==> flow/design.v <==
module convolution_core (
input clk,
input reset,
input [31:0] value0,
input [31:0] value1,
input [31:0] value2,
input [31:0] value3,
input [31:0] value4,
input [31:0] value5,
input [31:0] value6,
input [31:0] value7,
input [31:0] value8,
input caculating_start,
output reg caculating_done,
input res_done,
output reg [31:0] ret
);
	parameter kernel0 = 8'd1;
	parameter kernel1 = 8'd2;
	parameter kernel2 = 8'd3;
	parameter kernel3 = 8'd4;
	parameter kernel4 = 8'd5;
	parameter kernel5 = 8'd6;
	parameter kernel6 = 8'd7;
	parameter kernel7 = 8'd8;
	parameter kernel8 = 8'd9;
	reg [31:0] Add0,Add1,Add2,Add3,Add4,Add5,Add6,Add7,Add8;
	reg [1:0] status;
	reg [31:0] reg_31, reg_32, reg_33;
	always @(posedge clk) begin
		if (reset) begin
			status <= 2'b00;
			ret <= 32'hffffffff;
			caculating_done <= 1'b0;
		end else if (status == 2'b00 && caculating_start) begin
			Add0 <= value0 * kernel0;
			Add1 <= value1 * kernel1;
			Add2 <= value2 * kernel2;
			Add3 <= value3 * kernel3;
			Add4 <= value4 * kernel4;
			Add5 <= value5 * kernel5;
			Add6 <= value6 * kernel6;
			Add7 <= value7 * kernel7;
			Add8 <= value8 * kernel8;
			status <= 1'b01;
		end else if (status == 2'b01 && caculating_start) begin
			reg_31 <= Add0+Add1+Add2;
			reg_32 <= Add3+Add4+Add5;
			reg_33 <= Add6+Add7+Add8;
			status <= 2'b10;
		end else if (status == 2'b10 && caculating_start) begin
			ret <= reg_31 + reg_32 + reg_33;
			status <= 2'b11;  
			caculating_done <= 1'b1;
		end else  if (caculating_start == 1'b0)begin
			caculating_done <= 1'b0;
			status <= 2'b00;
		end
	end 
endmodule
`timescale 1 ps / 1 ps
module chris_slave (
		input  wire [3:0]  avs_s0_address,      
		input  wire        avs_s0_read,         
		output wire [31:0] avs_s0_readdata,     
		input  wire        avs_s0_write,        
		input  wire [31:0] avs_s0_writedata,    
		output wire        avs_s0_waitrequest,  
		input  wire        clock_clk,           
		input  wire        reset_reset,         
		output wire        LEDR                 
	);
	reg [31:0] reg_out;
	assign avs_s0_readdata = reg_out;
   reg			Reg_Status_Read;
   reg			Reg_Status_Write;
	reg 			reg_write_done;
	reg 			reg_read_done;
   reg [31:0] 		reg_value[8:0];
	reg 				led_out;
	reg [31:0] reg_res;
   assign avs_s0_waitrequest = Reg_Status_Read&Reg_Status_Write;
	assign LEDR = led_out;
	reg reg_module_caculation_end;
	reg reg_modue_caculating_start;
	reg reg_module_end;
	reg reg_module_start;
   convolution_core instance_convolution(.clk(clock_clk),
	.reset(reset_reset),
	.value0(reg_value[0]),
	.value1(reg_value[1]),
	.value2(reg_value[2]),
	.value3(reg_value[3]),
	.value4(reg_value[4]),
	.value5(reg_value[5]),
	.value6(reg_value[6]),
	.value7(reg_value[7]),
	.value8(reg_value[8]),
	.caculating_start(reg_modue_caculating_start),
	.caculating_done(reg_module_caculation_end),
	.res_done(reg_module_end),
	.ret(reg_res)
	);
	 reg [3:0] reg_current_status, reg_next_status;
	 parameter IDLE = 4'b0001;
    parameter CALCULATING = 4'b0010;
    parameter WAITTING = 4'b0100;
    parameter FINISH = 4'b1000;
	 always@(posedge clock_clk)
    begin
        if(reset_reset)
            reg_current_status <= IDLE;
        else
            reg_current_status <= reg_next_status;
    end
    always@(reg_current_status or reg_read_done or reg_module_caculation_end or reg_write_done or reset_reset)
    begin
        if(reset_reset)
            reg_next_status = IDLE;
        else
        begin
            case(reg_current_status)
                IDLE:reg_next_status = reg_read_done?CALCULATING:IDLE;
                CALCULATING:reg_next_status = reg_module_caculation_end?WAITTING:CALCULATING;
                WAITTING:reg_next_status = reg_write_done?FINISH:WAITTING;
                FINISH: reg_next_status = IDLE;
                default: reg_next_status = IDLE;
            endcase
        end
    end
	 always@(posedge clock_clk) begin
		if (reset_reset) begin
			led_out <= 1'b0;
			reg_module_start<= 1'b0;
			reg_module_end	<= 1'b0;
			reg_modue_caculating_start <= 1'b0;
		end else begin
		case(reg_current_status)
			IDLE: begin
				reg_module_start<= 1'b0;
				reg_module_end	<= 1'b0;
				reg_modue_caculating_start <= 1'b0;
			end
			CALCULATING: begin
				led_out <= 1'b1;
				reg_module_start <= 1'b1;
				reg_modue_caculating_start <= 1'b1;
			end
			WAITTING:begin
				reg_modue_caculating_start <= 1'b0;
				reg_module_end <= 1'b1;
			end
			FINISH:begin
				reg_module_start <= 1'b0;
				reg_module_end	<= 1'b0;
				reg_modue_caculating_start <= 1'b0;
				led_out <= 1'b0;
			end
			default:begin
			end
		endcase
	 end 
	 end
	always @(posedge clock_clk)
	  if (reset_reset) begin
			Reg_Status_Write <= 1'b1;
			reg_read_done <= 1'b0;
			reg_value[0] <= 32'h00000000;
			reg_value[1] <= 32'h00000000;
			reg_value[2] <= 32'h00000000;
			reg_value[3] <= 32'h00000000;
			reg_value[4] <= 32'h00000000;
			reg_value[5] <= 32'h00000000;
			reg_value[6] <= 32'h00000000;
			reg_value[7] <= 32'h00000000;
			reg_value[8] <= 32'h00000000;			
	  end else if (!avs_s0_waitrequest && avs_s0_write) begin
			case (avs_s0_address[3:0])
				4'b0000: reg_value[0] <= avs_s0_writedata;
				4'b0001: reg_value[1] <= avs_s0_writedata;
				4'b0010: reg_value[2] <= avs_s0_writedata;
				4'b0011: reg_value[3] <= avs_s0_writedata;
				4'b0100: reg_value[4] <= avs_s0_writedata;
				4'b0101: reg_value[5] <= avs_s0_writedata;
				4'b0110: reg_value[6] <= avs_s0_writedata;
				4'b0111: reg_value[7] <= avs_s0_writedata;
				4'b1000:begin
					reg_value[8] <= avs_s0_writedata;
					reg_read_done <= 1'b1;  
				end
			endcase		
			Reg_Status_Write <= 1'b1;
	  end else if (avs_s0_waitrequest && avs_s0_write)begin
			Reg_Status_Write <= 1'b0;
	  end else begin
			if(reg_module_end) begin
				reg_read_done <= 1'b0;
			end 
			Reg_Status_Write <= 1'b1;	
	  end
   always @(posedge clock_clk)
	if (reset_reset) begin
		Reg_Status_Read <= 1'b1;	
		reg_write_done <= 1'b0;
		reg_out <= 32'hffffffff;
	end else if (!avs_s0_waitrequest && avs_s0_read) begin
		Reg_Status_Read <= 1'b1;
		reg_write_done <= 1'b1;	
	end else if(avs_s0_waitrequest && avs_s0_read && reg_current_status == WAITTING) begin
		case (avs_s0_address[3:0])
				4'b0000: reg_out <= reg_value[0];
				4'b0001: reg_out <= reg_value[1];
				4'b0010: reg_out <= reg_value[2];
				4'b0011: reg_out <= reg_value[3];
				4'b0100: reg_out <= reg_value[4];
				4'b0101: reg_out <= reg_value[5];
				4'b0110: reg_out <= reg_value[6];
				4'b0111: reg_out <= reg_value[7];
				4'b1000: reg_out <= reg_value[8];
				4'b1001: reg_out <= reg_res;
			default:reg_out <= 32'hffffffff;
		endcase
		Reg_Status_Read <= 1'b0;	
	end else begin
		Reg_Status_Read <= 1'b1;
		if (reg_module_end) begin
			reg_write_done <= 1'b0;
		end
	end
endmodule
Memo
Re: synthesis data of chris_slave

### From RTL to reports: chris_slave

Module chris_slave before and after one edit of its RTL, step after step.
"original" refers to lines of the RTL above, "edited" to lines of the edited file.
"change": "edited" minus "original" as printed here. "relative change": 100 x difference / "original".
The mark -- stands for no value.

| set-up | value |
|---|---|
| top module | chris_slave |
| clock input | clock_clk |
| cell library | sky130hd |
| library corner | tt_025C_1v80 |

### Diff

Unified diff, file above to edited file.
The edited RTL no longer does the same as the RTL above: the edit was made by script, with no optimisation intended.

```diff
@@ -224,5 +224,5 @@
 	end else begin
 		Reg_Status_Read <= 1'b1;
-		if (reg_module_end) begin
+		begin
 			reg_write_done <= 1'b0;
 		end
```

### After elaboration

Counts by Yosys on the flattened word-level netlist (proc, flatten, opt, wreduce). Print and check cells are left out. Cells with the same type and inputs are merged into one.

Cells by class:

| element | original | edited | change | relative change (%) |
|---|---|---|---|---|
| $add $sub $neg | 8 | 8 | 0 | 0.00 |
| $mul | 5 | 5 | 0 | 0.00 |
| div/mod/pow operators | 0 | 0 | 0 | -- |
| order comparisons | 0 | 0 | 0 | -- |
| eq/ne operators | 21 | 21 | 0 | 0.00 |
| shift operators | 0 | 0 | 0 | -- |
| muxes and demuxes | 22 | 22 | 0 | 0.00 |
| bitwise gates (word level) | 5 | 5 | 0 | 0.00 |
| reductions and logical operators | 37 | 35 | -2 | -5.41 |

Operator list:

| cell | original | edited | change | relative change (%) |
|---|---|---|---|---|
| 2-bit AND reduction | 12 | 11 | -1 | -8.33 |
| 2-bit nonzero test | 5 | 4 | -1 | -20.00 |
| 1-bit two-way mux | 11 | 11 | 0 | 0.00 |
| 32-bit adder | 8 | 8 | 0 | 0.00 |
| 1-bit logical AND | 8 | 8 | 0 | 0.00 |
| 4-bit by 3-bit equality test with 1-bit output with constant B | 5 | 5 | 0 | 0.00 |
| 2-bit two-way mux | 4 | 4 | 0 | 0.00 |
| 1-bit inverter | 4 | 4 | 0 | 0.00 |
| 3-bit AND reduction | 4 | 4 | 0 | 0.00 |
| 2-bit OR reduction | 4 | 4 | 0 | 0.00 |
| 4-bit by 2-bit equality test with 1-bit output with constant B | 3 | 3 | 0 | 0.00 |
| 4-bit equality test with constant B | 3 | 3 | 0 | 0.00 |
| 1-bit parallel mux with 2-bit select | 3 | 3 | 0 | 0.00 |
| 4-bit by 1-bit equality test with 1-bit output with constant B | 2 | 2 | 0 | 0.00 |
| 32-bit by 3-bit multiplier with 32-bit output with constant B | 2 | 2 | 0 | 0.00 |
| 2-bit by 1-bit inequality test with 1-bit output with constant B | 2 | 2 | 0 | 0.00 |
| 2-bit inequality test with constant B | 2 | 2 | 0 | 0.00 |
| 1-bit bitwise AND | 1 | 1 | 0 | 0.00 |
| 2-bit by 1-bit equality test with 1-bit output with constant B | 1 | 1 | 0 | 0.00 |
| 2-bit equality test with constant B | 1 | 1 | 0 | 0.00 |
| 1-bit zero test | 1 | 1 | 0 | 0.00 |
| 2-bit zero test | 1 | 1 | 0 | 0.00 |
| 4-bit zero test | 1 | 1 | 0 | 0.00 |
| 32-bit by 2-bit multiplier with 31-bit output with constant B | 1 | 1 | 0 | 0.00 |
| 32-bit by 2-bit multiplier with 32-bit output with constant B | 1 | 1 | 0 | 0.00 |
| 32-bit by 4-bit multiplier with 32-bit output with constant B | 1 | 1 | 0 | 0.00 |
| 3-bit two-way mux | 1 | 1 | 0 | 0.00 |
| 4-bit two-way mux | 1 | 1 | 0 | 0.00 |

The list need not be complete.

Storage and ports:

| element | original | edited | change | relative change (%) |
|---|---|---|---|---|
| flip-flop bits (word level) | 743 | 743 | 0 | 0.00 |
| latch bits | 0 | 0 | 0 | -- |
| RAM bits | 0 | 0 | 0 | -- |
| memory bits (read-only) | 0 | 0 | 0 | -- |
| clocked read ports x word width | 0 | 0 | 0 | -- |
| memories | 0 | 0 | 0 | -- |
| bits of input ports | 40 | 40 | 0 | 0.00 |
| output and inout bits | 34 | 34 | 0 | 0.00 |
| cells after elaboration | 132 | 130 | -2 | -1.52 |

### Longest topological paths

Yosys ltp: most cells in a row. Word level: on the elaborated netlist, between registers, memories and ports. Mapped: between sequential cells and ports; inverters and the memories' decode and read muxes count.

Depth:

| element | original | edited | change | relative change (%) |
|---|---|---|---|---|
| depth after elaboration | 5 | 5 | 0 | 0.00 |
| ABC_AREA | 0 | 0 | -- | -- |
| depth in mapped cells | 15 | 14 | -1 | -6.67 |
| depth with buffers taken out | 15 | 14 | -1 | -6.67 |

### Netlist

Yosys stat after the flow's synthesis: flattened, memories mapped to cells. It holds for the ABC_AREA given above (unset counts as 0); a run with the other value may have another netlist.

Mapped netlist:

| element | original | edited | change | relative change (%) |
|---|---|---|---|---|
| standard cells after synthesis | 4175 | 4255 | +80 | +1.92 |
| synthesis area (sq um) | 41692.5 | 42216.7 | +524.2 | +1.26 |
| sequential area (sq um) | 18667.9 | 18667.9 | 0.0 | 0.00 |
| flip-flop cells | 744 | 744 | 0 | 0.00 |

Cells by type:

| cell type | original | edited | change | relative change (%) |
|---|---|---|---|---|
| sky130_fd_sc_hd__a21o_1 | 102 | 151 | +49 | +48.04 |
| sky130_fd_sc_hd__o21ai_1 | 3 | 49 | +46 | +1533.33 |
| sky130_fd_sc_hd__clkbuf_1 | 191 | 212 | +21 | +10.99 |
| sky130_fd_sc_hd__xnor2_1 | 171 | 153 | -18 | -10.53 |
| sky130_fd_sc_hd__a21oi_1 | 520 | 504 | -16 | -3.08 |
| sky130_fd_sc_hd__o21ai_0 | 120 | 105 | -15 | -12.50 |
| sky130_fd_sc_hd__o21bai_1 | 38 | 23 | -15 | -39.47 |
| sky130_fd_sc_hd__nand2b_1 | 30 | 42 | +12 | +40.00 |
| sky130_fd_sc_hd__nor2_1 | 171 | 160 | -11 | -6.43 |
| sky130_fd_sc_hd__inv_1 | 83 | 74 | -9 | -10.84 |
| sky130_fd_sc_hd__xor2_1 | 66 | 75 | +9 | +13.64 |
| sky130_fd_sc_hd__nand4_1 | 25 | 17 | -8 | -32.00 |
| sky130_fd_sc_hd__and3_1 | 22 | 30 | +8 | +36.36 |
| sky130_fd_sc_hd__nand3_1 | 119 | 126 | +7 | +5.88 |
| sky130_fd_sc_hd__nand2_1 | 776 | 781 | +5 | +0.64 |
| sky130_fd_sc_hd__o211ai_1 | 27 | 32 | +5 | +18.52 |
| sky130_fd_sc_hd__a31oi_1 | 26 | 21 | -5 | -19.23 |
| sky130_fd_sc_hd__or3_1 | 15 | 10 | -5 | -33.33 |

The list need not be complete.
By module: a second synthesis without flattening, with its own total; a netlist apart from the flattened one above.

Second synthesis, totals:

| element | original | edited | change | relative change (%) |
|---|---|---|---|---|
| cells (unflattened synthesis) | 4241 | 4272 | +31 | +0.73 |
| area total of the unflattened synthesis (sq um) | 43290.3 | 43396.6 | +106.3 | +0.25 |

Rows give one instance, submodules left out.

By module, original:

| module | instances | cells | area (sq um) | sequential area (sq um) |
|---|---|---|---|---|
| convolution_core | 1 | 2475 | 29303.1 | 12041.5 |
| chris_slave | 1 | 1766 | 13987.2 | 6626.4 |

By module, edited:

| module | instances | cells | area (sq um) | sequential area (sq um) |
|---|---|---|---|---|
| convolution_core | 1 | 2502 | 29348.1 | 12041.5 |
| chris_slave | 1 | 1770 | 14048.5 | 6626.4 |

### Timing after synthesis

Source: OpenSTA report_checks on the synthesized netlist (no wires, ideal clock, input and output delay 20% of the period each), path of least setup slack; recovery checks are left aside. Register names are those of the netlist, which keeps one name where synthesis merged equal registers.

Timing path post-synthesis:

| element | original | edited | change | relative change (%) |
|---|---|---|---|---|
| kind | input to register | input to register | -- | -- |
| start | input port reset_reset | input port reset_reset | -- | -- |
| end | register instance_convolution.reg_31[0] | register instance_convolution.reg_31[0] | -- | -- |
| period (ps) | 6000 | 6000 | 0 | 0.00 |
| library setup time (ps) | 687 | 687 | 0 | -- |
| time at the first pin (ps) | 1200 | 1200 | 0 | 0.00 |
| arrival time (ps) | 8336 | 8371 | +35 | +0.42 |
| path slack (ps) | -3024 | -3059 | -35 | -- |
| path delay (ps) | 7823 | 7858 | +35 | +0.45 |
| stages | 3 | 3 | 0 | 0.00 |
| synthesis period reached (ps) | 9024 | 9059 | +35 | +0.39 |

"path delay" is the arrival time less input delay plus setup time.
"stages" counts driving pins, that of a launching flip-flop among them; a cell with two outputs on the path counts twice.
"synthesis period reached" = period - worst setup slack (recovery checks aside). The figure is calculated, with input and output delays left at 20% of the set period.
Between the ends stands the longest chain of elaborated cells between them, by number of cells; it is not shown to be the way that was timed. Of several equally long chains one is given.
A line is the first line of the expression or statement that the cell stems from. Yosys adds cells for indexed reads and writes and turns some case tables into memories.

| between the ends, post-synthesis, original | value |
|---|---|
| cells stage by stage | sky130_fd_sc_hd__inv_1 > sky130_fd_sc_hd__nand2_1 > sky130_fd_sc_hd__nor3b_1 |
| cells in the longest elaborated chain | 2 |

Ends and longest elaborated chain, post-synthesis, original:

| element | line | RTL |
|---|---|---|
| from (decl) | 70 | `input wire reset_reset,` |
| 1-bit inverter | -- |  |
| 3-bit AND reduction | -- |  |
| to (assign) | 47 | `reg_31 <= Add0+Add1+Add2;` |
| to (decl) | 29 | `reg [31:0] reg_31, reg_32, reg_33;` |

| between the ends, post-synthesis, edited | value |
|---|---|
| cells stage by stage | sky130_fd_sc_hd__inv_1 > sky130_fd_sc_hd__nand2_1 > sky130_fd_sc_hd__nor3b_1 |
| cells in the longest elaborated chain | 2 |

Ends and longest elaborated chain, post-synthesis, edited:

| element | line | RTL |
|---|---|---|
| from (decl) | 70 | `input wire reset_reset,` |
| 1-bit inverter | -- |  |
| 3-bit AND reduction | -- |  |
| to (assign) | 47 | `reg_31 <= Add0+Add1+Add2;` |
| to (decl) | 29 | `reg [31:0] reg_31, reg_32, reg_33;` |

### Worst path after layout

Path of least setup slack in the final report of the runs of pair A (OpenROAD, finished layout, wires in). Where an end is a register, its clock arrival counts in the times.
The path's times are printed in steps of 10 ps; the period is the one set.

Timing path post-layout:

| element | original | edited | change | relative change (%) |
|---|---|---|---|---|
| kind | register to register | register to register | -- | -- |
| start | register instance_convolution.Add2[1] | register instance_convolution.reg_33[1] | -- | -- |
| end | register instance_convolution.reg_31[31] | register instance_convolution.ret[31] | -- | -- |
| period (ps) | 4240 | 4240 | 0 | 0.00 |
| library setup time (ps) | 260 | 120 | -140 | -- |
| time at the first pin (ps) | 650 | 640 | -10 | -1.54 |
| arrival time (ps) | 4450 | 4580 | +130 | +2.92 |
| path slack (ps) | 180 | 190 | +10 | -- |
| stages | 15 | 13 | -2 | -13.33 |

Between the ends stands the longest chain of elaborated cells between them, by number of cells; it is not shown to be the way that was timed. Of several equally long chains one is given.

| between the ends, post-layout, original | value |
|---|---|
| cells stage by stage | sky130_fd_sc_hd__edfxtp_1 > sky130_fd_sc_hd__fa_1 > sky130_fd_sc_hd__ha_1 > sky130_fd_sc_hd__inv_1 > sky130_fd_sc_hd__fa_1 > sky130_fd_sc_hd__nor2b_1 > sky130_fd_sc_hd__o31a_1 > sky130_fd_sc_hd__o2111ai_1 > sky130_fd_sc_hd__a21o_1 > sky130_fd_sc_hd__o211ai_1 > sky130_fd_sc_hd__a221o_1 > sky130_fd_sc_hd__a31oi_1 > sky130_fd_sc_hd__nor3_1 > sky130_fd_sc_hd__o22ai_1 > sky130_fd_sc_hd__xnor2_1 |
| cells in the longest elaborated chain | 1 |

Ends and longest elaborated chain, post-layout, original:

| element | line | RTL |
|---|---|---|
| from (decl) | 27 | `reg [31:0] Add0,Add1,Add2,Add3,Add4,Add5,Add6,Add7,Add8;` |
| from (assign) | 38 | `Add2 <= value2 * kernel2;` |
| 32-bit adder | 47 | `reg_31 <= Add0+Add1+Add2;` |
| to (assign) | 47 |  |
| to (decl) | 29 | `reg [31:0] reg_31, reg_32, reg_33;` |

| between the ends, post-layout, edited | value |
|---|---|
| cells stage by stage | sky130_fd_sc_hd__edfxtp_1 > sky130_fd_sc_hd__fa_1 > sky130_fd_sc_hd__ha_1 > sky130_fd_sc_hd__fa_1 > sky130_fd_sc_hd__a211oi_1 > sky130_fd_sc_hd__o21bai_1 > sky130_fd_sc_hd__a21oi_1 > sky130_fd_sc_hd__o221ai_1 > sky130_fd_sc_hd__a31oi_1 > sky130_fd_sc_hd__o211ai_1 > sky130_fd_sc_hd__a311oi_1 > sky130_fd_sc_hd__and3_1 > sky130_fd_sc_hd__nor3_1 |
| cells in the longest elaborated chain | 1 |

Ends and longest elaborated chain, post-layout, edited:

| element | line | RTL |
|---|---|---|
| from (decl) | 29 | `reg [31:0] reg_31, reg_32, reg_33;` |
| from (assign) | 49 | `reg_33 <= Add6+Add7+Add8;` |
| 32-bit adder | 52 | `ret <= reg_31 + reg_32 + reg_33;` |
| to (assign) | 33 | `ret <= 32'hffffffff;` |
| to (assign) | 52 |  |
| to (decl) | 16 | `output reg [31:0] ret` |

### Layout results

Both versions went through the flow (Yosys, OpenROAD) with the same settings in each pair. Constraints: input delay and output delay 20% of the set period each, output load 0.01 pF.

| flow settings, pair A | value |
|---|---|
| CORE_UTILIZATION | 40 |
| period_ns | 4.24 |
| CAP_MARGIN | 20 |
| CORE_MARGIN | 2 |
| SLEW_MARGIN | 20 |

Results, pair A:

| element | original | edited | change | relative change (%) |
|---|---|---|---|---|
| synthesis area (sq um) | 41692.5 | 42216.7 | +524.2 | +1.26 |
| overall die area (sq um) | 106831.0 | 108155.0 | +1324.0 | +1.24 |
| utilization | 0.453 | 0.452 | -0.001 | -- |
| setup slack of the worst path (ps) | 179 | 186 | +7 | -- |
| setup TNS (ps) | 0 | 0 | 0 | -- |
| worst hold slack (ps) | 449 | 428 | -21 | -- |
| power consumption (mW) | 15.003 | 15.319 | +0.316 | +2.11 |
| reached clock period (ps) | 4061 | 4054 | -7 | -0.17 |

| flow settings, pair B | value |
|---|---|
| CAP_MARGIN | 0 |
| CELL_PAD_IN_SITES_DETAIL_PLACEMENT | 0 |
| CORE_UTILIZATION | 29 |
| CTS_CLUSTER_DIAMETER | 190 |
| CTS_CLUSTER_SIZE | 31 |
| GPL_ROUTABILITY_DRIVEN | 0 |
| SETUP_SLACK_MARGIN | 0.0 |
| SLEW_MARGIN | 10 |
| TNS_END_PERCENT | 20 |
| period_ns | 3.18 |
| CORE_MARGIN | 2 |

Results, pair B:

| element | original | edited | change | relative change (%) |
|---|---|---|---|---|
| synthesis area (sq um) | 41692.5 | 42216.7 | +524.2 | +1.26 |
| overall die area (sq um) | 146815.0 | 148641.0 | +1826.0 | +1.24 |
| utilization | 0.353 | 0.35 | -0.003 | -- |
| setup slack of the worst path (ps) | -600 | -424 | +176 | -- |
| setup TNS (ps) | -14230 | -7856 | +6374 | -- |
| worst hold slack (ps) | 271 | 352 | +81 | -- |
| power consumption (mW) | 15.163 | 15.223 | +0.060 | +0.40 |
| reached clock period (ps) | 3780 | 3604 | -176 | -4.66 |

"reached clock period" means the clock period less the worst setup slack. The figure is calculated, with input and output delays left at 20% of the set period.
"power consumption": no workload was simulated; the value follows from the tool's default switching activity.
